==> flow/design.v <==
module LMFE ( clk, reset, Din, in_en, busy, out_valid, Dout, mem_cen, mem_wen, mem_addr, mem_d, mem_q);
input   clk;
input   reset;
input   in_en;
output  busy;
output  out_valid;
input   [7:0]  Din;
output  [7:0]  Dout;
output  mem_cen;
output  mem_wen;
output  [9:0]  mem_addr;
output  [7:0]  mem_d;
input   [7:0]  mem_q;
wire [7:0] med_d_w;
wire med_en_w;
wire med_del_w;
wire newline_w;
control MainCT( .clk(clk), .rst(reset), .data_in(Din), .in_en(in_en), .busy(busy), .med_data(med_d_w), .med_en(med_en_w), .med_del(med_del_w), .cen(mem_cen), .wen(mem_wen), .addr(mem_addr), .memd(mem_d), .memq(mem_q), .out_valid(out_valid), .newline(newline_w));
insert_sort med(.clk(clk), .rst(reset) , .data_valid(med_en_w) , .data_in(med_d_w), .data_out(Dout), .del_valid(med_del_w), .newline(newline_w)); 
endmodule
module insert_sort(clk,rst,data_valid,data_in,data_out,del_valid,newline); 
input clk,rst,data_valid,del_valid,newline;
input [7:0]data_in;
output [7:0] data_out;
reg [7:0] in_r;
reg [6:0] counter_r;
wire [6:0] counter_w;
reg [1:0] state_r,state_w;
reg [7:0] list_r [48:0];
reg [7:0] list_w [48:0];
wire [48:0] pos_w;
integer i,k; 
parameter S_idle=3'd0;
parameter S_load=3'd1;
parameter S_done=3'd2;
parameter S_dele=3'd3;
assign pos_w[0]=(in_r>list_r[0]);
assign pos_w[1]=(in_r>list_r[1]);
assign pos_w[2]=(in_r>list_r[2]);
assign pos_w[3]=(in_r>list_r[3]);
assign pos_w[4]=(in_r>list_r[4]);
assign pos_w[5]=(in_r>list_r[5]);
assign pos_w[6]=(in_r>list_r[6]);
assign pos_w[7]=(in_r>list_r[7]);
assign pos_w[8]=(in_r>list_r[8]);
assign pos_w[9]=(in_r>list_r[9]);
assign pos_w[10]=(in_r>list_r[10]);
assign pos_w[11]=(in_r>list_r[11]);
assign pos_w[12]=(in_r>list_r[12]);
assign pos_w[13]=(in_r>list_r[13]);
assign pos_w[14]=(in_r>list_r[14]);
assign pos_w[15]=(in_r>list_r[15]);
assign pos_w[16]=(in_r>list_r[16]);
assign pos_w[17]=(in_r>list_r[17]);
assign pos_w[18]=(in_r>list_r[18]);
assign pos_w[19]=(in_r>list_r[19]);
assign pos_w[20]=(in_r>list_r[20]);
assign pos_w[21]=(in_r>list_r[21]);
assign pos_w[22]=(in_r>list_r[22]);
assign pos_w[23]=(in_r>list_r[23]);
assign pos_w[24]=(in_r>list_r[24]);
assign pos_w[25]=(in_r>list_r[25]);
assign pos_w[26]=(in_r>list_r[26]);
assign pos_w[27]=(in_r>list_r[27]);
assign pos_w[28]=(in_r>list_r[28]);
assign pos_w[29]=(in_r>list_r[29]);
assign pos_w[30]=(in_r>list_r[30]);
assign pos_w[31]=(in_r>list_r[31]);
assign pos_w[32]=(in_r>list_r[32]);
assign pos_w[33]=(in_r>list_r[33]);
assign pos_w[34]=(in_r>list_r[34]);
assign pos_w[35]=(in_r>list_r[35]);
assign pos_w[36]=(in_r>list_r[36]);
assign pos_w[37]=(in_r>list_r[37]);
assign pos_w[38]=(in_r>list_r[38]);
assign pos_w[39]=(in_r>list_r[39]);
assign pos_w[40]=(in_r>list_r[40]);
assign pos_w[41]=(in_r>list_r[41]);
assign pos_w[42]=(in_r>list_r[42]);
assign pos_w[43]=(in_r>list_r[43]);
assign pos_w[44]=(in_r>list_r[44]);
assign pos_w[45]=(in_r>list_r[45]);
assign pos_w[46]=(in_r>list_r[46]);
assign pos_w[47]=(in_r>list_r[47]);
assign pos_w[48]=(in_r>list_r[48]);
assign counter_w=(state_r==S_load)?counter_r+7'b1:7'b0;
assign data_out=list_r[24];
always@(*)
begin
	case(state_r)
		S_idle:  
		begin
			list_w[0]=list_r[0];
			list_w[1]=list_r[1];
			list_w[2]=list_r[2];
			list_w[3]=list_r[3];
			list_w[4]=list_r[4];
			list_w[5]=list_r[5];
			list_w[6]=list_r[6];
			list_w[7]=list_r[7];
			list_w[8]=list_r[8];
			list_w[9]=list_r[9];
			list_w[10]=list_r[10];
			list_w[11]=list_r[11];
			list_w[12]=list_r[12];
			list_w[13]=list_r[13];
			list_w[14]=list_r[14];
			list_w[15]=list_r[15];
			list_w[16]=list_r[16];
			list_w[17]=list_r[17];
			list_w[18]=list_r[18];
			list_w[19]=list_r[19];
			list_w[20]=list_r[20];
			list_w[21]=list_r[21];
			list_w[22]=list_r[22];
			list_w[23]=list_r[23];
			list_w[24]=list_r[24];
			list_w[25]=list_r[25];
			list_w[26]=list_r[26];
			list_w[27]=list_r[27];
			list_w[28]=list_r[28];
			list_w[29]=list_r[29];
			list_w[30]=list_r[30];
			list_w[31]=list_r[31];
			list_w[32]=list_r[32];
			list_w[33]=list_r[33];
			list_w[34]=list_r[34];
			list_w[35]=list_r[35];
			list_w[36]=list_r[36];
			list_w[37]=list_r[37];
			list_w[38]=list_r[38];
			list_w[39]=list_r[39];
			list_w[40]=list_r[40];
			list_w[41]=list_r[41];
			list_w[42]=list_r[42];
			list_w[43]=list_r[43];	
			list_w[44]=list_r[44];
			list_w[45]=list_r[45];
			list_w[46]=list_r[46];
			list_w[47]=list_r[47];
			list_w[48]=list_r[48];		
		end
		S_load:
		begin
			list_w[0]=((state_r==S_load)&&(pos_w[0]==1'b1))?list_r[0]:in_r;
			list_w[1]=(pos_w[1]==1'b1)?list_r[1]:((pos_w[0]==1'b1)&&(pos_w[1]==1'b0))?in_r:list_r[0];
			list_w[2]=(pos_w[2]==1'b1)?list_r[2]:((pos_w[1]==1'b1)&&(pos_w[2]==1'b0))?in_r:list_r[1];
			list_w[3]=(pos_w[3]==1'b1)?list_r[3]:((pos_w[2]==1'b1)&&(pos_w[3]==1'b0))?in_r:list_r[2];
			list_w[4]=(pos_w[4]==1'b1)?list_r[4]:((pos_w[3]==1'b1)&&(pos_w[4]==1'b0))?in_r:list_r[3];
			list_w[5]=(pos_w[5]==1'b1)?list_r[5]:((pos_w[4]==1'b1)&&(pos_w[5]==1'b0))?in_r:list_r[4];
			list_w[6]=(pos_w[6]==1'b1)?list_r[6]:((pos_w[5]==1'b1)&&(pos_w[6]==1'b0))?in_r:list_r[5];
			list_w[7]=(pos_w[7]==1'b1)?list_r[7]:((pos_w[6]==1'b1)&&(pos_w[7]==1'b0))?in_r:list_r[6];
			list_w[8]=(pos_w[8]==1'b1)?list_r[8]:((pos_w[7]==1'b1)&&(pos_w[8]==1'b0))?in_r:list_r[7];
			list_w[9]=(pos_w[9]==1'b1)?list_r[9]:((pos_w[8]==1'b1)&&(pos_w[9]==1'b0))?in_r:list_r[8];
			list_w[10]=(pos_w[10]==1'b1)?list_r[10]:((pos_w[9]==1'b1)&&(pos_w[10]==1'b0))?in_r:list_r[9];
			list_w[11]=(pos_w[11]==1'b1)?list_r[11]:((pos_w[10]==1'b1)&&(pos_w[11]==1'b0))?in_r:list_r[10];
			list_w[12]=(pos_w[12]==1'b1)?list_r[12]:((pos_w[11]==1'b1)&&(pos_w[12]==1'b0))?in_r:list_r[11];
			list_w[13]=(pos_w[13]==1'b1)?list_r[13]:((pos_w[12]==1'b1)&&(pos_w[13]==1'b0))?in_r:list_r[12];
			list_w[14]=(pos_w[14]==1'b1)?list_r[14]:((pos_w[13]==1'b1)&&(pos_w[14]==1'b0))?in_r:list_r[13];
			list_w[15]=(pos_w[15]==1'b1)?list_r[15]:((pos_w[14]==1'b1)&&(pos_w[15]==1'b0))?in_r:list_r[14];
			list_w[16]=(pos_w[16]==1'b1)?list_r[16]:((pos_w[15]==1'b1)&&(pos_w[16]==1'b0))?in_r:list_r[15];
			list_w[17]=(pos_w[17]==1'b1)?list_r[17]:((pos_w[16]==1'b1)&&(pos_w[17]==1'b0))?in_r:list_r[16];
			list_w[18]=(pos_w[18]==1'b1)?list_r[18]:((pos_w[17]==1'b1)&&(pos_w[18]==1'b0))?in_r:list_r[17];
			list_w[19]=(pos_w[19]==1'b1)?list_r[19]:((pos_w[18]==1'b1)&&(pos_w[19]==1'b0))?in_r:list_r[18];
			list_w[20]=(pos_w[20]==1'b1)?list_r[20]:((pos_w[19]==1'b1)&&(pos_w[20]==1'b0))?in_r:list_r[19];
			list_w[21]=(pos_w[21]==1'b1)?list_r[21]:((pos_w[20]==1'b1)&&(pos_w[21]==1'b0))?in_r:list_r[20];
			list_w[22]=(pos_w[22]==1'b1)?list_r[22]:((pos_w[21]==1'b1)&&(pos_w[22]==1'b0))?in_r:list_r[21];
			list_w[23]=(pos_w[23]==1'b1)?list_r[23]:((pos_w[22]==1'b1)&&(pos_w[23]==1'b0))?in_r:list_r[22];
			list_w[24]=(pos_w[24]==1'b1)?list_r[24]:((pos_w[23]==1'b1)&&(pos_w[24]==1'b0))?in_r:list_r[23];
			list_w[25]=(pos_w[25]==1'b1)?list_r[25]:((pos_w[24]==1'b1)&&(pos_w[25]==1'b0))?in_r:list_r[24];
			list_w[26]=(pos_w[26]==1'b1)?list_r[26]:((pos_w[25]==1'b1)&&(pos_w[26]==1'b0))?in_r:list_r[25];
			list_w[27]=(pos_w[27]==1'b1)?list_r[27]:((pos_w[26]==1'b1)&&(pos_w[27]==1'b0))?in_r:list_r[26];
			list_w[28]=(pos_w[28]==1'b1)?list_r[28]:((pos_w[27]==1'b1)&&(pos_w[28]==1'b0))?in_r:list_r[27];
			list_w[29]=(pos_w[29]==1'b1)?list_r[29]:((pos_w[28]==1'b1)&&(pos_w[29]==1'b0))?in_r:list_r[28];
			list_w[30]=(pos_w[30]==1'b1)?list_r[30]:((pos_w[29]==1'b1)&&(pos_w[30]==1'b0))?in_r:list_r[29];
			list_w[31]=(pos_w[31]==1'b1)?list_r[31]:((pos_w[30]==1'b1)&&(pos_w[31]==1'b0))?in_r:list_r[30];	
			list_w[32]=(pos_w[32]==1'b1)?list_r[32]:((pos_w[31]==1'b1)&&(pos_w[32]==1'b0))?in_r:list_r[31];
			list_w[33]=(pos_w[33]==1'b1)?list_r[33]:((pos_w[32]==1'b1)&&(pos_w[33]==1'b0))?in_r:list_r[32];	
			list_w[34]=(pos_w[34]==1'b1)?list_r[34]:((pos_w[33]==1'b1)&&(pos_w[34]==1'b0))?in_r:list_r[33];
			list_w[35]=(pos_w[35]==1'b1)?list_r[35]:((pos_w[34]==1'b1)&&(pos_w[35]==1'b0))?in_r:list_r[34];	
			list_w[36]=(pos_w[36]==1'b1)?list_r[36]:((pos_w[35]==1'b1)&&(pos_w[36]==1'b0))?in_r:list_r[35];
			list_w[37]=(pos_w[37]==1'b1)?list_r[37]:((pos_w[36]==1'b1)&&(pos_w[37]==1'b0))?in_r:list_r[36];	
			list_w[38]=(pos_w[38]==1'b1)?list_r[38]:((pos_w[37]==1'b1)&&(pos_w[38]==1'b0))?in_r:list_r[37];
			list_w[39]=(pos_w[39]==1'b1)?list_r[39]:((pos_w[38]==1'b1)&&(pos_w[39]==1'b0))?in_r:list_r[38];	
			list_w[40]=(pos_w[40]==1'b1)?list_r[40]:((pos_w[39]==1'b1)&&(pos_w[40]==1'b0))?in_r:list_r[39];
			list_w[41]=(pos_w[41]==1'b1)?list_r[41]:((pos_w[40]==1'b1)&&(pos_w[41]==1'b0))?in_r:list_r[40];	
			list_w[42]=(pos_w[42]==1'b1)?list_r[42]:((pos_w[41]==1'b1)&&(pos_w[42]==1'b0))?in_r:list_r[41];
			list_w[43]=(pos_w[43]==1'b1)?list_r[43]:((pos_w[42]==1'b1)&&(pos_w[43]==1'b0))?in_r:list_r[42];	
			list_w[44]=(pos_w[44]==1'b1)?list_r[44]:((pos_w[43]==1'b1)&&(pos_w[44]==1'b0))?in_r:list_r[43];
			list_w[45]=(pos_w[45]==1'b1)?list_r[45]:((pos_w[44]==1'b1)&&(pos_w[45]==1'b0))?in_r:list_r[44];	
			list_w[46]=(pos_w[46]==1'b1)?list_r[46]:((pos_w[45]==1'b1)&&(pos_w[46]==1'b0))?in_r:list_r[45];
			list_w[47]=(pos_w[47]==1'b1)?list_r[47]:((pos_w[46]==1'b1)&&(pos_w[47]==1'b0))?in_r:list_r[46];				
			list_w[48]=(pos_w[48]==1'b1)?list_r[48]:((pos_w[47]==1'b1)&&(pos_w[48]==1'b0))?in_r:list_r[47];					
		end
		S_done:
		begin
			list_w[0]=list_r[0];
			list_w[1]=list_r[1];
			list_w[2]=list_r[2];
			list_w[3]=list_r[3];
			list_w[4]=list_r[4];
			list_w[5]=list_r[5];
			list_w[6]=list_r[6];
			list_w[7]=list_r[7];
			list_w[8]=list_r[8];
			list_w[9]=list_r[9];
			list_w[10]=list_r[10];
			list_w[11]=list_r[11];
			list_w[12]=list_r[12];
			list_w[13]=list_r[13];
			list_w[14]=list_r[14];
			list_w[15]=list_r[15];
			list_w[16]=list_r[16];
			list_w[17]=list_r[17];
			list_w[18]=list_r[18];
			list_w[19]=list_r[19];
			list_w[20]=list_r[20];
			list_w[21]=list_r[21];
			list_w[22]=list_r[22];
			list_w[23]=list_r[23];
			list_w[24]=list_r[24];
			list_w[25]=list_r[25];
			list_w[26]=list_r[26];
			list_w[27]=list_r[27];
			list_w[28]=list_r[28];
			list_w[29]=list_r[29];
			list_w[30]=list_r[30];
			list_w[31]=list_r[31];
			list_w[32]=list_r[32];
			list_w[33]=list_r[33];
			list_w[34]=list_r[34];
			list_w[35]=list_r[35];
			list_w[36]=list_r[36];
			list_w[37]=list_r[37];
			list_w[38]=list_r[38];
			list_w[39]=list_r[39];
			list_w[40]=list_r[40];
			list_w[41]=list_r[41];
			list_w[42]=list_r[42];
			list_w[43]=list_r[43];	
			list_w[44]=list_r[44];
			list_w[45]=list_r[45];
			list_w[46]=list_r[46];
			list_w[47]=list_r[47];
			list_w[48]=list_r[48];					
		end
		S_dele:
		begin
			list_w[0]=(pos_w[0]==1'b1)?list_r[0]:list_r[1];
			list_w[1]=(pos_w[1]==1'b1)?list_r[1]:list_r[2];
			list_w[2]=(pos_w[2]==1'b1)?list_r[2]:list_r[3];
			list_w[3]=(pos_w[3]==1'b1)?list_r[3]:list_r[4];
			list_w[4]=(pos_w[4]==1'b1)?list_r[4]:list_r[5];
			list_w[5]=(pos_w[5]==1'b1)?list_r[5]:list_r[6];
			list_w[6]=(pos_w[6]==1'b1)?list_r[6]:list_r[7];
			list_w[7]=(pos_w[7]==1'b1)?list_r[7]:list_r[8];
			list_w[8]=(pos_w[8]==1'b1)?list_r[8]:list_r[9];
			list_w[9]=(pos_w[9]==1'b1)?list_r[9]:list_r[10];
			list_w[10]=(pos_w[10]==1'b1)?list_r[10]:list_r[11];
			list_w[11]=(pos_w[11]==1'b1)?list_r[11]:list_r[12];
			list_w[12]=(pos_w[12]==1'b1)?list_r[12]:list_r[13];
			list_w[13]=(pos_w[13]==1'b1)?list_r[13]:list_r[14];
			list_w[14]=(pos_w[14]==1'b1)?list_r[14]:list_r[15];
			list_w[15]=(pos_w[15]==1'b1)?list_r[15]:list_r[16];
			list_w[16]=(pos_w[16]==1'b1)?list_r[16]:list_r[17];
			list_w[17]=(pos_w[17]==1'b1)?list_r[17]:list_r[18];
			list_w[18]=(pos_w[18]==1'b1)?list_r[18]:list_r[19];
			list_w[19]=(pos_w[19]==1'b1)?list_r[19]:list_r[20];
			list_w[20]=(pos_w[20]==1'b1)?list_r[20]:list_r[21];
			list_w[21]=(pos_w[21]==1'b1)?list_r[21]:list_r[22];
			list_w[22]=(pos_w[22]==1'b1)?list_r[22]:list_r[23];
			list_w[23]=(pos_w[23]==1'b1)?list_r[23]:list_r[24];
			list_w[24]=(pos_w[24]==1'b1)?list_r[24]:list_r[25];
			list_w[25]=(pos_w[25]==1'b1)?list_r[25]:list_r[26];
			list_w[26]=(pos_w[26]==1'b1)?list_r[26]:list_r[27];
			list_w[27]=(pos_w[27]==1'b1)?list_r[27]:list_r[28];
			list_w[28]=(pos_w[28]==1'b1)?list_r[28]:list_r[29];
			list_w[29]=(pos_w[29]==1'b1)?list_r[29]:list_r[30];
			list_w[30]=(pos_w[30]==1'b1)?list_r[30]:list_r[31];
			list_w[31]=(pos_w[31]==1'b1)?list_r[31]:list_r[32];
			list_w[32]=(pos_w[32]==1'b1)?list_r[32]:list_r[33];
			list_w[33]=(pos_w[33]==1'b1)?list_r[33]:list_r[34];
			list_w[34]=(pos_w[34]==1'b1)?list_r[34]:list_r[35];
			list_w[35]=(pos_w[35]==1'b1)?list_r[35]:list_r[36];
			list_w[36]=(pos_w[36]==1'b1)?list_r[36]:list_r[37];
			list_w[37]=(pos_w[37]==1'b1)?list_r[37]:list_r[38];
			list_w[38]=(pos_w[38]==1'b1)?list_r[38]:list_r[39];
			list_w[39]=(pos_w[39]==1'b1)?list_r[39]:list_r[40];
			list_w[40]=(pos_w[40]==1'b1)?list_r[40]:list_r[41];
			list_w[41]=(pos_w[41]==1'b1)?list_r[41]:list_r[42];
			list_w[42]=(pos_w[42]==1'b1)?list_r[42]:list_r[43];
			list_w[43]=(pos_w[43]==1'b1)?list_r[43]:list_r[44];
			list_w[44]=(pos_w[44]==1'b1)?list_r[44]:list_r[45];
			list_w[45]=(pos_w[45]==1'b1)?list_r[45]:list_r[46];
			list_w[46]=(pos_w[46]==1'b1)?list_r[46]:list_r[47];
			list_w[47]=(pos_w[47]==1'b1)?list_r[47]:list_r[48];
			list_w[48]=(pos_w[48]==1'b1)?list_r[48]:8'd255;			
		end	
		default:
		begin
			list_w[0]=list_r[0];
			list_w[1]=list_r[1];
			list_w[2]=list_r[2];
			list_w[3]=list_r[3];
			list_w[4]=list_r[4];
			list_w[5]=list_r[5];
			list_w[6]=list_r[6];
			list_w[7]=list_r[7];
			list_w[8]=list_r[8];
			list_w[9]=list_r[9];
			list_w[10]=list_r[10];
			list_w[11]=list_r[11];
			list_w[12]=list_r[12];
			list_w[13]=list_r[13];
			list_w[14]=list_r[14];
			list_w[15]=list_r[15];
			list_w[16]=list_r[16];
			list_w[17]=list_r[17];
			list_w[18]=list_r[18];
			list_w[19]=list_r[19];
			list_w[20]=list_r[20];
			list_w[21]=list_r[21];
			list_w[22]=list_r[22];
			list_w[23]=list_r[23];
			list_w[24]=list_r[24];
			list_w[25]=list_r[25];
			list_w[26]=list_r[26];
			list_w[27]=list_r[27];
			list_w[28]=list_r[28];
			list_w[29]=list_r[29];
			list_w[30]=list_r[30];
			list_w[31]=list_r[31];
			list_w[32]=list_r[32];
			list_w[33]=list_r[33];
			list_w[34]=list_r[34];
			list_w[35]=list_r[35];
			list_w[36]=list_r[36];
			list_w[37]=list_r[37];
			list_w[38]=list_r[38];
			list_w[39]=list_r[39];
			list_w[40]=list_r[40];
			list_w[41]=list_r[41];
			list_w[42]=list_r[42];
			list_w[43]=list_r[43];	
			list_w[44]=list_r[44];
			list_w[45]=list_r[45];
			list_w[46]=list_r[46];
			list_w[47]=list_r[47];
			list_w[48]=list_r[48];
		end
	endcase		
end
always@(*)
begin
	case(state_r)
		S_idle: begin if(data_valid) state_w=S_load; else if(del_valid) state_w=S_dele; else state_w=S_idle; end
		S_load: begin if(data_valid) state_w=S_load; else state_w=S_done; end
		S_dele: begin if(del_valid) state_w=S_dele; else state_w=S_done; end
		S_done: begin if(del_valid) state_w=S_dele; else if(data_valid) state_w=S_load; else state_w=S_idle; end
		default: state_w=state_r;
	endcase
end
always@(posedge clk or posedge rst)
begin
	if(rst)
	begin
		in_r<=7'b0;
		counter_r<=7'b0;
        state_r<=2'b0;	
		list_r[0]<=8'd0;
		list_r[1]<=8'd0;		
		list_r[2]<=8'd0;		
		list_r[3]<=8'd0;		
		list_r[4]<=8'd0;		
		list_r[5]<=8'd0;		
		list_r[6]<=8'd0;		
		list_r[7]<=8'd0;		
		list_r[8]<=8'd0;		
		list_r[9]<=8'd0;		
		list_r[10]<=8'd0;		
		list_r[11]<=8'd0;		
		list_r[12]<=8'd0;		
		list_r[13]<=8'd0;		
		list_r[14]<=8'd0;		
		list_r[15]<=8'd0;		
		list_r[16]<=8'd0;		
		list_r[17]<=8'd0;		
		list_r[18]<=8'd0;		
		list_r[19]<=8'd0;		
		list_r[20]<=8'd0;		
		list_r[21]<=8'd255;		
		list_r[22]<=8'd255;		
		list_r[23]<=8'd255;		
		list_r[24]<=8'd255;		
		list_r[25]<=8'd255;		
		list_r[26]<=8'd255;		
		list_r[27]<=8'd255;		
		list_r[28]<=8'd255;		
		list_r[29]<=8'd255;		
		list_r[30]<=8'd255;		
		list_r[31]<=8'd255;		
		list_r[32]<=8'd255;		
		list_r[33]<=8'd255;		
		list_r[34]<=8'd255;		
		list_r[35]<=8'd255;		
		list_r[36]<=8'd255;		
		list_r[37]<=8'd255;		
		list_r[38]<=8'd255;		
		list_r[39]<=8'd255;		
		list_r[40]<=8'd255;		
		list_r[41]<=8'd255;		
		list_r[42]<=8'd255;		
		list_r[43]<=8'd255;		
		list_r[44]<=8'd255;		
		list_r[45]<=8'd255;		
		list_r[46]<=8'd255;		
		list_r[47]<=8'd255;		
		list_r[48]<=8'd255;		
	end
	else if(newline)
	begin
		in_r<=7'b0;
		counter_r<=7'b0;
        state_r<=2'b0;	
		list_r[0]<=8'd0;
		list_r[1]<=8'd0;		
		list_r[2]<=8'd0;		
		list_r[3]<=8'd0;		
		list_r[4]<=8'd0;		
		list_r[5]<=8'd0;		
		list_r[6]<=8'd0;		
		list_r[7]<=8'd0;		
		list_r[8]<=8'd0;		
		list_r[9]<=8'd0;		
		list_r[10]<=8'd0;		
		list_r[11]<=8'd0;		
		list_r[12]<=8'd0;		
		list_r[13]<=8'd0;		
		list_r[14]<=8'd0;		
		list_r[15]<=8'd0;		
		list_r[16]<=8'd0;		
		list_r[17]<=8'd0;		
		list_r[18]<=8'd0;		
		list_r[19]<=8'd0;		
		list_r[20]<=8'd0;		
		list_r[21]<=8'd255;		
		list_r[22]<=8'd255;		
		list_r[23]<=8'd255;		
		list_r[24]<=8'd255;		
		list_r[25]<=8'd255;		
		list_r[26]<=8'd255;		
		list_r[27]<=8'd255;		
		list_r[28]<=8'd255;		
		list_r[29]<=8'd255;		
		list_r[30]<=8'd255;		
		list_r[31]<=8'd255;		
		list_r[32]<=8'd255;		
		list_r[33]<=8'd255;		
		list_r[34]<=8'd255;		
		list_r[35]<=8'd255;		
		list_r[36]<=8'd255;		
		list_r[37]<=8'd255;		
		list_r[38]<=8'd255;		
		list_r[39]<=8'd255;		
		list_r[40]<=8'd255;		
		list_r[41]<=8'd255;		
		list_r[42]<=8'd255;		
		list_r[43]<=8'd255;		
		list_r[44]<=8'd255;		
		list_r[45]<=8'd255;		
		list_r[46]<=8'd255;		
		list_r[47]<=8'd255;		
		list_r[48]<=8'd255;		
	end	
	else
	begin	
		in_r<=data_in;
		counter_r<=counter_w;
        state_r<=state_w;	
		list_r[0]<=list_w[0];
		list_r[1]<=list_w[1];		
		list_r[2]<=list_w[2];		
		list_r[3]<=list_w[3];		
		list_r[4]<=list_w[4];		
		list_r[5]<=list_w[5];		
		list_r[6]<=list_w[6];		
		list_r[7]<=list_w[7];		
		list_r[8]<=list_w[8];		
		list_r[9]<=list_w[9];		
		list_r[10]<=list_w[10];
		list_r[11]<=list_w[11];
		list_r[12]<=list_w[12];
		list_r[13]<=list_w[13];
		list_r[14]<=list_w[14];
		list_r[15]<=list_w[15];
		list_r[16]<=list_w[16];
		list_r[17]<=list_w[17];
		list_r[18]<=list_w[18];
		list_r[19]<=list_w[19];
		list_r[20]<=list_w[20];
		list_r[21]<=list_w[21];
		list_r[22]<=list_w[22];
		list_r[23]<=list_w[23];
		list_r[24]<=list_w[24];
		list_r[25]<=list_w[25];
		list_r[26]<=list_w[26];
		list_r[27]<=list_w[27];
		list_r[28]<=list_w[28];
		list_r[29]<=list_w[29];
		list_r[30]<=list_w[30];
		list_r[31]<=list_w[31];
		list_r[32]<=list_w[32];
		list_r[33]<=list_w[33];
		list_r[34]<=list_w[34];
		list_r[35]<=list_w[35];
		list_r[36]<=list_w[36];
		list_r[37]<=list_w[37];
		list_r[38]<=list_w[38];
		list_r[39]<=list_w[39];
		list_r[40]<=list_w[40];
		list_r[41]<=list_w[41];
		list_r[42]<=list_w[42];
		list_r[43]<=list_w[43];
		list_r[44]<=list_w[44];
		list_r[45]<=list_w[45];
		list_r[46]<=list_w[46];
		list_r[47]<=list_w[47];
		list_r[48]<=list_w[48];	
	end
end
endmodule
module control ( clk, rst, data_in, in_en, busy, med_data, med_en, med_del, cen, wen, addr, memd, memq, out_valid, newline);
input   clk;
input   rst;
input   in_en;
input   [7:0] data_in;
input   [7:0] memq;
output  [7:0] memd;
output  cen;
output  wen;
output  busy;
output  med_en;
output  med_del;
output  newline;
output  out_valid;
output  [7:0] med_data;
output  [9:0] addr;
parameter S_init=3'd0;
parameter S_prep=3'd1;
parameter S_getw=3'd2;
parameter S_work=3'd3;
parameter S_endl=3'd4;
reg [2:0] state_r,state_w;
reg [6:0] counter_row_r;
wire [6:0] counter_row_w;
reg [6:0] counter_col_r;
wire [6:0] counter_col_w;
reg [6:0] countwin_row_r;
wire [6:0] countwin_row_w;
reg [6:0] countwin_col_r;
wire [6:0] countwin_col_w;
reg wen_r;
reg wen_w;
reg cen_r;
reg cen_w;
reg [9:0] addr_r;
reg [9:0] addr_w;
reg [7:0] work_counter;
reg [5:0] getw_counter;
wire [5:0] getw_counter_w;
reg busy_r;
reg busy_w;
reg out_v_r;
reg out_v_w;
reg med_en_r,med_en_w;
reg med_del_r,med_del_w;
reg [7:0] med_data_r,med_data_w;
integer k;
reg [7:0] data_r;
wire [7:0] data_w;
reg readfin;
wire readfin_w;
wire [6:0] mask_row;
wire [2:0] addr_shift_0;
wire [2:0] addr_shift_1;
wire [2:0] addr_shift_2;
wire [2:0] addr_shift_3;
wire [2:0] addr_shift_4;
wire [2:0] addr_shift_5;
wire [2:0] addr_shift_6;
wire [2:0] addr_shift_7;
assign busy=busy_r;
assign wen=wen_r;
assign cen=cen_r;
assign memd=data_r;
assign med_data=med_data_r;
assign med_del=med_del_r;
assign med_en=med_en_r;
assign counter_col_w=(in_en)?counter_col_r+7'b1:counter_col_r;
assign counter_row_w=(in_en&&counter_col_r==7'd127)?counter_row_r+7'b1:counter_row_r;
assign countwin_col_w=(out_valid)?countwin_col_r+7'b1:countwin_col_r;
assign countwin_row_w=(countwin_col_w==7'd0 && out_valid)?countwin_row_r+7'b1:countwin_row_r;
assign mask_row=(countwin_row_w==7'd0)?7'b000_0_111:(countwin_row_w==7'd1)?7'b000_0_011:(countwin_row_w==7'd2)?7'b000_0_001:(countwin_row_w==7'd125)?7'b100_0_000:(countwin_row_w==7'd126)?7'b110_0_000:(countwin_row_w==7'd127)?7'b111_0_000:7'b0;
assign addr_shift_0=(countwin_row_w[2:0]==3'd5)?(countwin_row_w[5:3]+3'd1):(countwin_row_w[2:0]==3'd6)?(countwin_row_w[5:3]+3'd1):(countwin_row_w[2:0]==3'd7)?(countwin_row_w[5:3]+3'd1):countwin_row_w[5:3];
assign addr_shift_1=(countwin_row_w[2:0]==3'd6)?(countwin_row_w[5:3]+3'd1):(countwin_row_w[2:0]==3'd7)?(countwin_row_w[5:3]+3'd1):countwin_row_w[5:3];
assign addr_shift_2=(countwin_row_w[2:0]==3'd7)?(countwin_row_w[5:3]+3'd1):countwin_row_w[5:3];
assign addr_shift_3=countwin_row_w[5:3];
assign addr_shift_4=countwin_row_w[5:3];
assign addr_shift_5=(countwin_row_w[2:0]==3'd0)?(countwin_row_w[5:3]-3'd1):countwin_row_w[5:3];	
assign addr_shift_6=(countwin_row_w[2:0]==3'd1)?(countwin_row_w[5:3]-3'd1):(countwin_row_w[2:0]==3'd0)?(countwin_row_w[5:3]-3'd1):countwin_row_w[5:3];
assign addr_shift_7=(countwin_row_w[2:0]==3'd2)?(countwin_row_w[5:3]-3'd1):(countwin_row_w[2:0]==3'd1)?(countwin_row_w[5:3]-3'd1):(countwin_row_w[2:0]==3'd0)?(countwin_row_w[5:3]-3'd1):countwin_row_w[5:3];
assign out_valid=(work_counter==8'd34)?1'b1:(getw_counter==5'd19)?1'b1:1'b0;
assign newline=(state_r==S_endl)?1'b1:1'b0;
assign data_w=(in_en)?data_in:data_r;
assign getw_counter_w=(state_r==S_getw)?(getw_counter<19)?getw_counter+5'd1:5'd0:5'd0;
assign readfin_w=(counter_col_r==7'd127 && counter_row_r ==7'd127)?1'b1:readfin;
assign addr=addr_r;
always@(*)
begin
	case(state_r)
	S_endl:
	begin
		busy_w=1'b1;
		cen_w=1'b0;
		wen_w=(readfin==1'b0)?1'b0:1'b1;
		addr_w=(readfin==1'b0)?{counter_row_r[2:0],7'b0}:{countwin_row_r[2:0],countwin_col_r};
		med_en_w=1'd0;
		med_del_w=1'd0;
		med_data_w=8'd255;
	end
	S_prep:
	begin
		busy_w=1'b0;
		cen_w=1'b0;	
		wen_w=1'b0;	
		addr_w={counter_row_r[2:0],counter_col_r};
		med_en_w=1'd0;
		med_del_w=1'd0;
		med_data_w=8'd255;
	end
	S_init:
	begin
		busy_w=1'b0;
		cen_w=1'b0;
		wen_w=1'b0;	
		addr_w=10'd0;
		med_en_w=1'd0;
		med_del_w=1'd0;
		med_data_w=8'd255;		
	end
	S_getw:
	begin
		busy_w=1'b1;		
		cen_w=1'b0;
		wen_w=1'b1;	
		case(getw_counter)
			5'd0: begin addr_w={(countwin_row_r[2:0]-3'd3),countwin_col_r-7'd4}; end
			5'd1: begin addr_w={(countwin_row_r[2:0]-3'd2),countwin_col_r-7'd4}; end
			5'd2: begin addr_w={(countwin_row_r[2:0]-3'd1),countwin_col_r-7'd4}; end		
			5'd3: begin addr_w={(countwin_row_r[2:0]),countwin_col_r-7'd4}; end
			5'd4: begin addr_w={(countwin_row_r[2:0]+3'd1),countwin_col_r-7'd4}; end
			5'd5: begin addr_w={(countwin_row_r[2:0]+3'd2),countwin_col_r-7'd4}; end	
			5'd6: begin addr_w={(countwin_row_r[2:0]+3'd3),countwin_col_r-7'd4}; end
			5'd8: begin addr_w={(countwin_row_r[2:0]-3'd3),countwin_col_r+7'd3}; end
			5'd9: begin addr_w={(countwin_row_r[2:0]-3'd2),countwin_col_r+7'd3}; end
			5'd10: begin addr_w={(countwin_row_r[2:0]-3'd1),countwin_col_r+7'd3}; end
			5'd11: begin addr_w={(countwin_row_r[2:0]),countwin_col_r+7'd3}; end
			5'd12: begin addr_w={(countwin_row_r[2:0]+3'd1),countwin_col_r+7'd3}; end
			5'd13: begin addr_w={(countwin_row_r[2:0]+3'd2),countwin_col_r+7'd3}; end
			5'd14: begin addr_w={(countwin_row_r[2:0]+3'd3),countwin_col_r+7'd3}; end
			default: begin addr_w=addr_r; end
		endcase
		case(getw_counter)	
			5'd1: begin med_data_w=(mask_row[0])?8'd0:(countwin_col_r>3)?memq:8'd0; med_en_w=1'd0; med_del_w=1'd1; end
			5'd2: begin med_data_w=(mask_row[1])?8'd0:(countwin_col_r>3)?memq:8'd0; med_en_w=1'd0; med_del_w=1'd1; end
			5'd3: begin med_data_w=(mask_row[2])?8'd0:(countwin_col_r>3)?memq:8'd0; med_en_w=1'd0; med_del_w=1'd1; end	
			5'd4: begin med_data_w=(mask_row[3])?8'd0:(countwin_col_r>3)?memq:8'd0; med_en_w=1'd0; med_del_w=1'd1; end
			5'd5: begin med_data_w=(mask_row[4])?8'd0:(countwin_col_r>3)?memq:8'd0; med_en_w=1'd0; med_del_w=1'd1; end
			5'd6: begin med_data_w=(mask_row[5])?8'd0:(countwin_col_r>3)?memq:8'd0; med_en_w=1'd0; med_del_w=1'd1; end
			5'd7: begin med_data_w=(mask_row[6])?8'd0:(countwin_col_r>3)?memq:8'd0; med_en_w=1'd0; med_del_w=1'd1; end
			5'd9: begin med_data_w=(mask_row[0])?8'd0:(countwin_col_r<=124)?memq:8'd0; med_en_w=1'd1; med_del_w=1'd0; end
			5'd10: begin med_data_w=(mask_row[1])?8'd0:(countwin_col_r<=124)?memq:8'd0; med_en_w=1'd1; med_del_w=1'd0; end
			5'd11: begin med_data_w=(mask_row[2])?8'd0:(countwin_col_r<=124)?memq:8'd0; med_en_w=1'd1; med_del_w=1'd0; end
			5'd12: begin med_data_w=(mask_row[3])?8'd0:(countwin_col_r<=124)?memq:8'd0; med_en_w=1'd1; med_del_w=1'd0; end
			5'd13: begin med_data_w=(mask_row[4])?8'd0:(countwin_col_r<=124)?memq:8'd0; med_en_w=1'd1; med_del_w=1'd0; end
			5'd14: begin med_data_w=(mask_row[5])?8'd0:(countwin_col_r<=124)?memq:8'd0; med_en_w=1'd1; med_del_w=1'd0; end
			5'd15: begin med_data_w=(mask_row[6])?8'd0:(countwin_col_r<=124)?memq:8'd0; med_en_w=1'd1; med_del_w=1'd0; end	
			default: begin med_data_w=8'd255; med_en_w=1'd0; med_del_w=1'd0; end
		endcase
	end
	S_work:
	begin	
		busy_w=1'b1;	
		cen_w=1'b0;
		wen_w=1'b1;
		med_del_w=1'b0;	
		case(work_counter)
			8'd0: begin addr_w={(countwin_row_r[2:0]-3'd3),countwin_col_r}; end
			8'd1: begin addr_w={(countwin_row_r[2:0]-3'd2),countwin_col_r}; end
			8'd2: begin addr_w={(countwin_row_r[2:0]-3'd1),countwin_col_r}; end		
			8'd3: begin addr_w={(countwin_row_r[2:0]),countwin_col_r}; end
			8'd4: begin addr_w={(countwin_row_r[2:0]+3'd1),countwin_col_r}; end
			8'd5: begin addr_w={(countwin_row_r[2:0]+3'd2),countwin_col_r}; end	
			8'd6: begin addr_w={(countwin_row_r[2:0]+3'd3),countwin_col_r}; end
			8'd8: begin addr_w={(countwin_row_r[2:0]-3'd3),countwin_col_r+7'd1}; end
			8'd9: begin addr_w={(countwin_row_r[2:0]-3'd2),countwin_col_r+7'd1}; end
			8'd10: begin addr_w={(countwin_row_r[2:0]-3'd1),countwin_col_r+7'd1}; end
			8'd11: begin addr_w={(countwin_row_r[2:0]),countwin_col_r+7'd1}; end
			8'd12: begin addr_w={(countwin_row_r[2:0]+3'd1),countwin_col_r+7'd1}; end
			8'd13: begin addr_w={(countwin_row_r[2:0]+3'd2),countwin_col_r+7'd1}; end
			8'd14: begin addr_w={(countwin_row_r[2:0]+3'd3),countwin_col_r+7'd1}; end
			8'd16: begin addr_w={(countwin_row_r[2:0]-3'd3),countwin_col_r+7'd2}; end
			8'd17: begin addr_w={(countwin_row_r[2:0]-3'd2),countwin_col_r+7'd2}; end
			8'd18: begin addr_w={(countwin_row_r[2:0]-3'd1),countwin_col_r+7'd2}; end
			8'd19: begin addr_w={(countwin_row_r[2:0]),countwin_col_r+7'd2}; end
			8'd20: begin addr_w={(countwin_row_r[2:0]+3'd1),countwin_col_r+7'd2}; end
			8'd21: begin addr_w={(countwin_row_r[2:0]+3'd2),countwin_col_r+7'd2}; end
			8'd22: begin addr_w={(countwin_row_r[2:0]+3'd3),countwin_col_r+7'd2}; end	
			8'd24: begin addr_w={(countwin_row_r[2:0]-3'd3),countwin_col_r+7'd3}; end
			8'd25: begin addr_w={(countwin_row_r[2:0]-3'd2),countwin_col_r+7'd3}; end
			8'd26: begin addr_w={(countwin_row_r[2:0]-3'd1),countwin_col_r+7'd3}; end
			8'd27: begin addr_w={(countwin_row_r[2:0]),countwin_col_r+7'd3}; end
			8'd28: begin addr_w={(countwin_row_r[2:0]+3'd1),countwin_col_r+7'd3}; end
			8'd29: begin addr_w={(countwin_row_r[2:0]+3'd2),countwin_col_r+7'd3}; end
			8'd30: begin addr_w={(countwin_row_r[2:0]+3'd3),countwin_col_r+7'd3}; end
			default: begin addr_w=addr_r; end
		endcase
		case(work_counter)	
			8'd1: begin med_data_w=(mask_row[0])?8'd0:memq; med_en_w=1'd1; end
			8'd2: begin med_data_w=(mask_row[1])?8'd0:memq; med_en_w=1'd1; end
			8'd3: begin med_data_w=(mask_row[2])?8'd0:memq; med_en_w=1'd1; end	
			8'd4: begin med_data_w=(mask_row[3])?8'd0:memq; med_en_w=1'd1; end
			8'd5: begin med_data_w=(mask_row[4])?8'd0:memq; med_en_w=1'd1; end
			8'd6: begin med_data_w=(mask_row[5])?8'd0:memq; med_en_w=1'd1; end
			8'd7: begin med_data_w=(mask_row[6])?8'd0:memq; med_en_w=1'd1; end
			8'd9: begin med_data_w=(mask_row[0])?8'd0:memq; med_en_w=1'd1; end
			8'd10: begin med_data_w=(mask_row[1])?8'd0:memq; med_en_w=1'd1; end
			8'd11: begin med_data_w=(mask_row[2])?8'd0:memq; med_en_w=1'd1; end
			8'd12: begin med_data_w=(mask_row[3])?8'd0:memq; med_en_w=1'd1; end
			8'd13: begin med_data_w=(mask_row[4])?8'd0:memq; med_en_w=1'd1; end
			8'd14: begin med_data_w=(mask_row[5])?8'd0:memq; med_en_w=1'd1; end
			8'd15: begin med_data_w=(mask_row[6])?8'd0:memq; med_en_w=1'd1; end	
			8'd17: begin med_data_w=(mask_row[0])?8'd0:memq; med_en_w=1'd1; end
			8'd18: begin med_data_w=(mask_row[1])?8'd0:memq; med_en_w=1'd1; end
			8'd19: begin med_data_w=(mask_row[2])?8'd0:memq; med_en_w=1'd1; end
			8'd20: begin med_data_w=(mask_row[3])?8'd0:memq; med_en_w=1'd1; end
			8'd21: begin med_data_w=(mask_row[4])?8'd0:memq; med_en_w=1'd1; end
			8'd22: begin med_data_w=(mask_row[5])?8'd0:memq; med_en_w=1'd1; end
			8'd23: begin med_data_w=(mask_row[6])?8'd0:memq; med_en_w=1'd1; end	
			8'd25: begin med_data_w=(mask_row[0])?8'd0:memq; med_en_w=1'd1; end
			8'd26: begin med_data_w=(mask_row[1])?8'd0:memq; med_en_w=1'd1; end
			8'd27: begin med_data_w=(mask_row[2])?8'd0:memq; med_en_w=1'd1; end
			8'd28: begin med_data_w=(mask_row[3])?8'd0:memq; med_en_w=1'd1; end
			8'd29: begin med_data_w=(mask_row[4])?8'd0:memq; med_en_w=1'd1; end
			8'd30: begin med_data_w=(mask_row[5])?8'd0:memq; med_en_w=1'd1; end
			8'd31: begin med_data_w=(mask_row[6])?8'd0:memq; med_en_w=1'd1; end
			default: begin med_data_w=8'd255; med_en_w=1'd0; end
		endcase	
	end
	default:
	begin
		busy_w=1'b0;
		cen_w=1'b1;
		wen_w=1'b0;
		addr_w=10'd0;
		med_en_w=1'd0;
		med_del_w=1'd0;
		med_data_w=8'd255;					
	end
	endcase
end
always@(*)
begin
	case(state_r)
		S_init: begin if(in_en) state_w=S_prep; else state_w=S_init; end
		S_prep: begin if(counter_col_r==7'd127 && counter_row_r>7'd3) state_w=S_work; else state_w=S_prep;end
		S_getw: 
		begin 
			if(countwin_col_r==7'd127 && countwin_row_r<7'd127 && getw_counter==5'd19) state_w=S_endl; 
			else if(countwin_col_r==7'd127 && countwin_row_r==7'd127 && getw_counter==5'd19) state_w=S_init; 
			else state_w=S_getw; 
		end
		S_work: begin if(work_counter==8'd33) state_w=S_getw; else state_w=S_work; end
		S_endl: begin if(readfin==1'b0)state_w=S_prep; else state_w=S_work; end
		default:state_w=state_r;
	endcase
end
always@(posedge clk or posedge rst)
begin
	if(rst)
	begin
		readfin<=1'b0;
		state_r<=S_init;
		addr_r<=10'd0;
		out_v_r<=1'b0;
		cen_r<=8'd0;
		wen_r<=8'd0;
		med_en_r<=1'b0;
		med_del_r<=1'b0;
		med_data_r<=8'd0;
		work_counter<=8'd0;
		getw_counter<=5'd0;
		busy_r<=1'b0;
		data_r<=8'd0;
		counter_col_r<=7'b0;
		counter_row_r<=7'b0;
		countwin_col_r<=7'b0;
		countwin_row_r<=7'b0;		
	end
	else
	begin
		readfin<=readfin_w;	
		state_r<=state_w;
		addr_r<=addr_w;
		out_v_r<=1'b0;
		med_data_r<=med_data_w;
		cen_r<=cen_w;
		wen_r<=wen_w;
		med_en_r<=med_en_w;		
		med_del_r<=med_del_w;		
		work_counter<=(state_r==S_work && !in_en)?work_counter+8'd1:8'd0;	
		getw_counter<=getw_counter_w;
		busy_r<=busy_w;
		data_r<=data_w;
		counter_col_r<=counter_col_w;
		counter_row_r<=counter_row_w;		
		countwin_col_r<=countwin_col_w;
		countwin_row_r<=countwin_row_w;	
	end
end
endmodule
# From RTL to reports: LMFE

The steps from the RTL of LMFE to its reports follow in flow order.
Line numbers count from 1 in the design file above.
Library cell names are shortened.
The mark n/a stands for no value.

Design top: LMFE
Clock input: clk
Standard-cell library: sky130hd
Corner: tt_025C_1v80

# After elaboration

Counts by Yosys on the flattened word-level netlist (proc, flatten, opt, wreduce). Print and check cells are left out.

Flip-flop bits (word level): 479
Input bits: 19
Output and inout bits: 30
Cells after elaboration: 793

Add/sub/neg operators: 15
Magnitude comparators: 54
Eq/ne operators: 166
Multiplexer cells: 313
Bitwise logic cells: 48
Reduce/logical cells: 130

Operator list:

| kind                                   | number |
| two-way mux 8 bit                      | 220 |
| parallel mux 8 bit (select 2 bit)      | 50 |
| > comparator 8 bit                     | 49 |
| != test 3 bit with constant B          | 98 |
| parallel mux 10 bit (select 28 bit)    | 1 |
| AND reduction 3 bit                    | 49 |
| parallel mux 10 bit (select 14 bit)    | 1 |
| == test 8 x 5 -> 1 bit with constant B | 16 |
| parallel mux 8 bit (select 14 bit)     | 1 |
| == test 8 x 4 -> 1 bit with constant B | 8 |
| logical AND 1 bit                      | 58 |
| parallel mux 8 bit (select 7 bit)      | 1 |
| two-way mux 7 bit                      | 8 |
| == test 7 bit with constant B          | 7 |
| NOT 1 bit                              | 48 |
| == test 6 x 4 -> 1 bit with constant B | 8 |
| parallel mux 10 bit (select 4 bit)     | 1 |
| == test 8 x 3 -> 1 bit with constant B | 4 |
| != test 29 bit with constant B         | 1 |
| OR reduction 28 bit                    | 1 |
| OR reduction 4 bit                     | 7 |
| adder 7 x 1 -> 7 bit with constant B   | 4 |
| == test 6 x 3 -> 1 bit with constant B | 4 |
| == test 8 x 2 -> 1 bit with constant B | 2 |
| == test 8 x 6 -> 1 bit with constant B | 2 |
| two-way mux 2 bit                      | 8 |
| != test 15 bit with constant B         | 1 |
| parallel mux 3 bit (select 5 bit)      | 1 |

Not listed: further kinds 42, cells in them 67.

# Depth

Yosys ltp: most cells in a row. Word level: on the elaborated netlist, between registers, memories and ports. Mapped: between sequential cells and ports; inverters and the memories' decode and read muxes count.

Word-level depth: 17
ABC_AREA: 0
Mapped depth: 15
Depth with buffers taken out: 11

# Mapped cells and area

The flow's flattened synthesis, as Yosys stat reports it; memories are mapped. The netlist is that of the ABC_AREA named above (0 if unset); the other value can give another one.
Totals and module areas in this step are rounded.

Cells by type:

| cell type | number | area in all (µm²) |
| dfrtp_1   | 257    | 6.43E+03 |
| dfstp_2   | 226    | 5.94E+03 |
| ha_1      | 415    | 5192.48 |
| mux2i_1   | 307    | 3.07E+03 |
| o21ai_0   | 382    | 1.91E+03 |
| o22a_1    | 187    | 1.64E+03 |
| nand2_1   | 412    | 1.55E+03 |
| inv_1     | 407    | 1.53E+03 |
| nand3_1   | 280    | 1.4E+03 |
| a32o_1    | 108    | 1.08E+03 |
| o21a_1    | 139    | 1.04E+03 |
| clkbuf_1  | 204    | 765.734 |
| a21oi_1   | 151    | 755.725 |
| nor2_1    | 159    | 596.822 |
| a21o_1    | 77     | 578.054 |
| mux2_2    | 51     | 574.301 |
| nor2b_1   | 70     | 437.92 |
| a22o_1    | 44     | 385.37 |

Other cell types: 59; their cells: 437.

Mapped cells: 4313
Chip area (Yosys): 37950 µm²
Flip-flops: 483

By module: a second synthesis without flattening, with its own total; a netlist apart from the flattened one above.

Cell total of the unflattened synthesis: 4814
Area (unflattened synthesis): 41110 µm²

Rows give one instance, submodules left out.

Modules:

| module      | instances | cells | area (µm²) | sequential area (µm²) |
| insert_sort | 1         | 4199  | 35750      | 10390 |
| control     | 1         | 615   | 5368       | 1978 |
| LMFE        | 1         | 0     | 0.0        | 0.0 |

# Path before layout

Path of least setup slack by OpenSTA after synthesis, without wires, with an ideal clock, recovery checks aside; 20% of the period is set as input and as output delay. Where synthesis merged equal registers, the netlist keeps one of their names.

Kind: register -> register
Start point: register med.in_r[0]
End point: register med.list_r[7][0]
Clock period: 6.0 ns
Library setup time: 0.122 ns
Launch time at the first pin: 0.000 ns
Data arrival time: 4.016 ns
Setup slack: 1.863 ns
Delay of the path: 4.138 ns
Stages: 14
Buffers on the path: 2
Synthesis period reached: 4.137 ns

"delay of the path" = arrival - input delay + setup time.
"stages" counts driving pins, that of a launching flip-flop among them; a cell with two outputs on the path counts twice.
"synthesis period reached" is the clock period less the worst setup slack; recovery checks do not enter. This is arithmetic on one report: input and output delays are still those of the set period (20% each).
The rows between start and end are the longest chain of elaborated cells between them; the timing report does not say that the signal goes this way. Where chains are equally long, one stands for them.
A line is the first line of the expression or statement that the cell stems from. Yosys adds cells for indexed reads and writes and turns some case tables into memories.
At most two assigning lines are given for a register; there are more.

Cell sequence: dfrtp_1 -> clkbuf_1 -> inv_1 -> clkbuf_1 -> ha_1 -> nor2b_1 -> o21a_1 -> o21a_1 -> o21ai_0 -> nand3b_1 -> a21oi_1 -> mux2i_1 -> nand2_1 -> a32o_1
Length of the longest elaborated chain: 7

RTL lines, path post-synthesis:

| element                           | line | RTL |
| start, declared                   | 25   | `reg [7:0] in_r;` |
| start, assigned                   | 367  | `in_r<=7'b0;` |
| start, assigned                   | 477  | `in_r<=data_in;` |
| > comparator 8 bit                | 44   | `assign pos_w[7]=(in_r>list_r[7]);` |
| NOT 1 bit                         | 152  | `list_w[7]=(pos_w[7]==1'b1)?list_r[7]:((pos_w[6]==1'b1)&&(pos_w[7]==1'b0))?in_r:list_r[6];` |
| logical AND 1 bit                 | 152  |  |
| two-way mux 8 bit x2              | 152  |  |
| parallel mux 8 bit (select 2 bit) | 90   | `case(state_r)` |
| two-way mux 8 bit                 | 420  | `else if(newline)` |
| end, assigned                     | 432  | `list_r[7]<=8'd0;` |
| end, assigned                     | 487  | `list_r[7]<=list_w[7];` |
| end, declared                     | 29   | `reg [7:0] list_r [48:0];` |

# Path in the finished layout

Path of least setup slack in the final report of run 1 (OpenROAD, finished layout, wires in). Where an end is a register, its clock arrival counts in the times.

Kind: register -> register
Start point: register med.in_r[2]
End point: register med.list_r[18][6]
Clock period: 6.0 ns
Library setup time: 0.07 ns
Launch time at the first pin: 0.67 ns
Data arrival time: 4.67 ns
Setup slack: 1.92 ns
Stages: 11
Buffers on the path: 1

The rows between start and end are the longest chain of elaborated cells between them; the timing report does not say that the signal goes this way. Where chains are equally long, one stands for them.
At most two assigning lines are given for a register; there are more.

Cell sequence: dfrtp_4 -> buf_4 -> ha_1 -> o21a_1 -> o21a_1 -> o21a_1 -> o21bai_1 -> a21o_1 -> o21ai_1 -> nor2_1 -> a32o_1
Length of the longest elaborated chain: 7

RTL lines, path after layout:

| element                           | line | RTL |
| start, declared                   | 25   | `reg [7:0] in_r;` |
| start, assigned                   | 367  | `in_r<=7'b0;` |
| start, assigned                   | 477  | `in_r<=data_in;` |
| > comparator 8 bit                | 55   | `assign pos_w[18]=(in_r>list_r[18]);` |
| NOT 1 bit                         | 163  | `list_w[18]=(pos_w[18]==1'b1)?list_r[18]:((pos_w[17]==1'b1)&&(pos_w[18]==1'b0))?in_r:list_r[17];` |
| logical AND 1 bit                 | 163  |  |
| two-way mux 8 bit x2              | 163  |  |
| parallel mux 8 bit (select 2 bit) | 90   | `case(state_r)` |
| two-way mux 8 bit                 | 420  | `else if(newline)` |
| end, assigned                     | 443  | `list_r[18]<=8'd0;` |
| end, assigned                     | 498  | `list_r[18]<=list_w[18];` |
| end, declared                     | 29   | `reg [7:0] list_r [48:0];` |

4 stored runs of LMFE in the flow (synthesis by Yosys, layout by OpenROAD, sky130hd cells), in arbitrary order. Constraints: input delay and output delay 20% of the set period each, output load 0.01 pF.
By "reached clock period" is meant the clock period of the run minus its worst setup slack. This is arithmetic on one report: input and output delays are still those of the set period (20% each).
"time of the worst setup path" = time allowed to the worst setup path (clock period - input delay - output delay, where it has them) - its slack; a late launch clock adds to it, a late capture clock takes from it.
"power consumption" is the tool's figure for a default switching activity; nothing was simulated.
The measured numbers are rounded.
Settings: . = not set for that run.

| name                                         | run 1                | run 2                | run 3                | run 4                |
| CAP_MARGIN                                   | 15                   | 20                   | 20                   | 0                    |
| CELL_PAD_IN_SITES_GLOBAL_PLACEMENT           | 1                    | .                    | .                    | 2                    |
| CORE_ASPECT_RATIO                            | 0.83                 | .                    | .                    | 1.06                 |
| CORE_MARGIN                                  | 10                   | 2                    | 2                    | 2                    |
| CORE_UTILIZATION                             | 40                   | 49                   | 16                   | 20                   |
| CTS_CLUSTER_SIZE                             | 23                   | 40                   | .                    | 81                   |
| GPL_ROUTABILITY_DRIVEN                       | 1                    | 0                    | .                    | .                    |
| HOLD_SLACK_MARGIN                            | -0.06                | .                    | .                    | .                    |
| MAX_ROUTING_LAYER                            | met4                 | .                    | .                    | .                    |
| PLACE_DENSITY_LB_ADDON                       | 0.16                 | .                    | .                    | 0.28                 |
| SETUP_SLACK_MARGIN                           | 0.61                 | .                    | .                    | .                    |
| TNS_END_PERCENT                              | 60                   | 100                  | .                    | .                    |
| period_ns                                    | 6.0                  | 3.63                 | 4.21                 | 2.85                 |
| SLEW_MARGIN                                  | 20                   | 20                   | 20                   | 40                   |
| CTS_CLUSTER_DIAMETER                         | .                    | 174                  | .                    | 77                   |
| PLACE_DENSITY                                | .                    | 0.6                  | .                    | .                    |
| CELL_PAD_IN_SITES_DETAIL_PLACEMENT           | .                    | .                    | .                    | 1                    |
| GPL_TIMING_DRIVEN                            | .                    | .                    | .                    | 0                    |
| MIN_ROUTING_LAYER                            | .                    | .                    | .                    | met2                 |
| reached clock period (ns)                    | 4.080                | 3.392                | 3.860                | 3.327                |
| setup total negative slack (ns)              | 0.000                | 0.000                | 0.000                | -79.44               |
| full die area (µm²)                          | 107600               | 79680                | 241100               | 193200               |
| standard-cell area of the final layout (µm²) | 41850                | 41100                | 44550                | 52390                |
| chip area in the Yosys report (µm²)          | 37950                | 37950                | 37950                | 37950                |
| power consumption (W)                        | 0.007482             | 0.008637             | 0.01014              | 0.01781              |
| time of the worst setup path (ns)            | 4.08                 | 3.39                 | 3.86                 | 3.33                 |
| worst setup path kind                        | register -> register | register -> register | register -> register | register -> register |
| worst setup slack after layout (ns)          | 1.920                | 0.238                | 0.350                | -0.477               |
| utilization                                  | 0.447                | 0.533                | 0.189                | 0.278                |
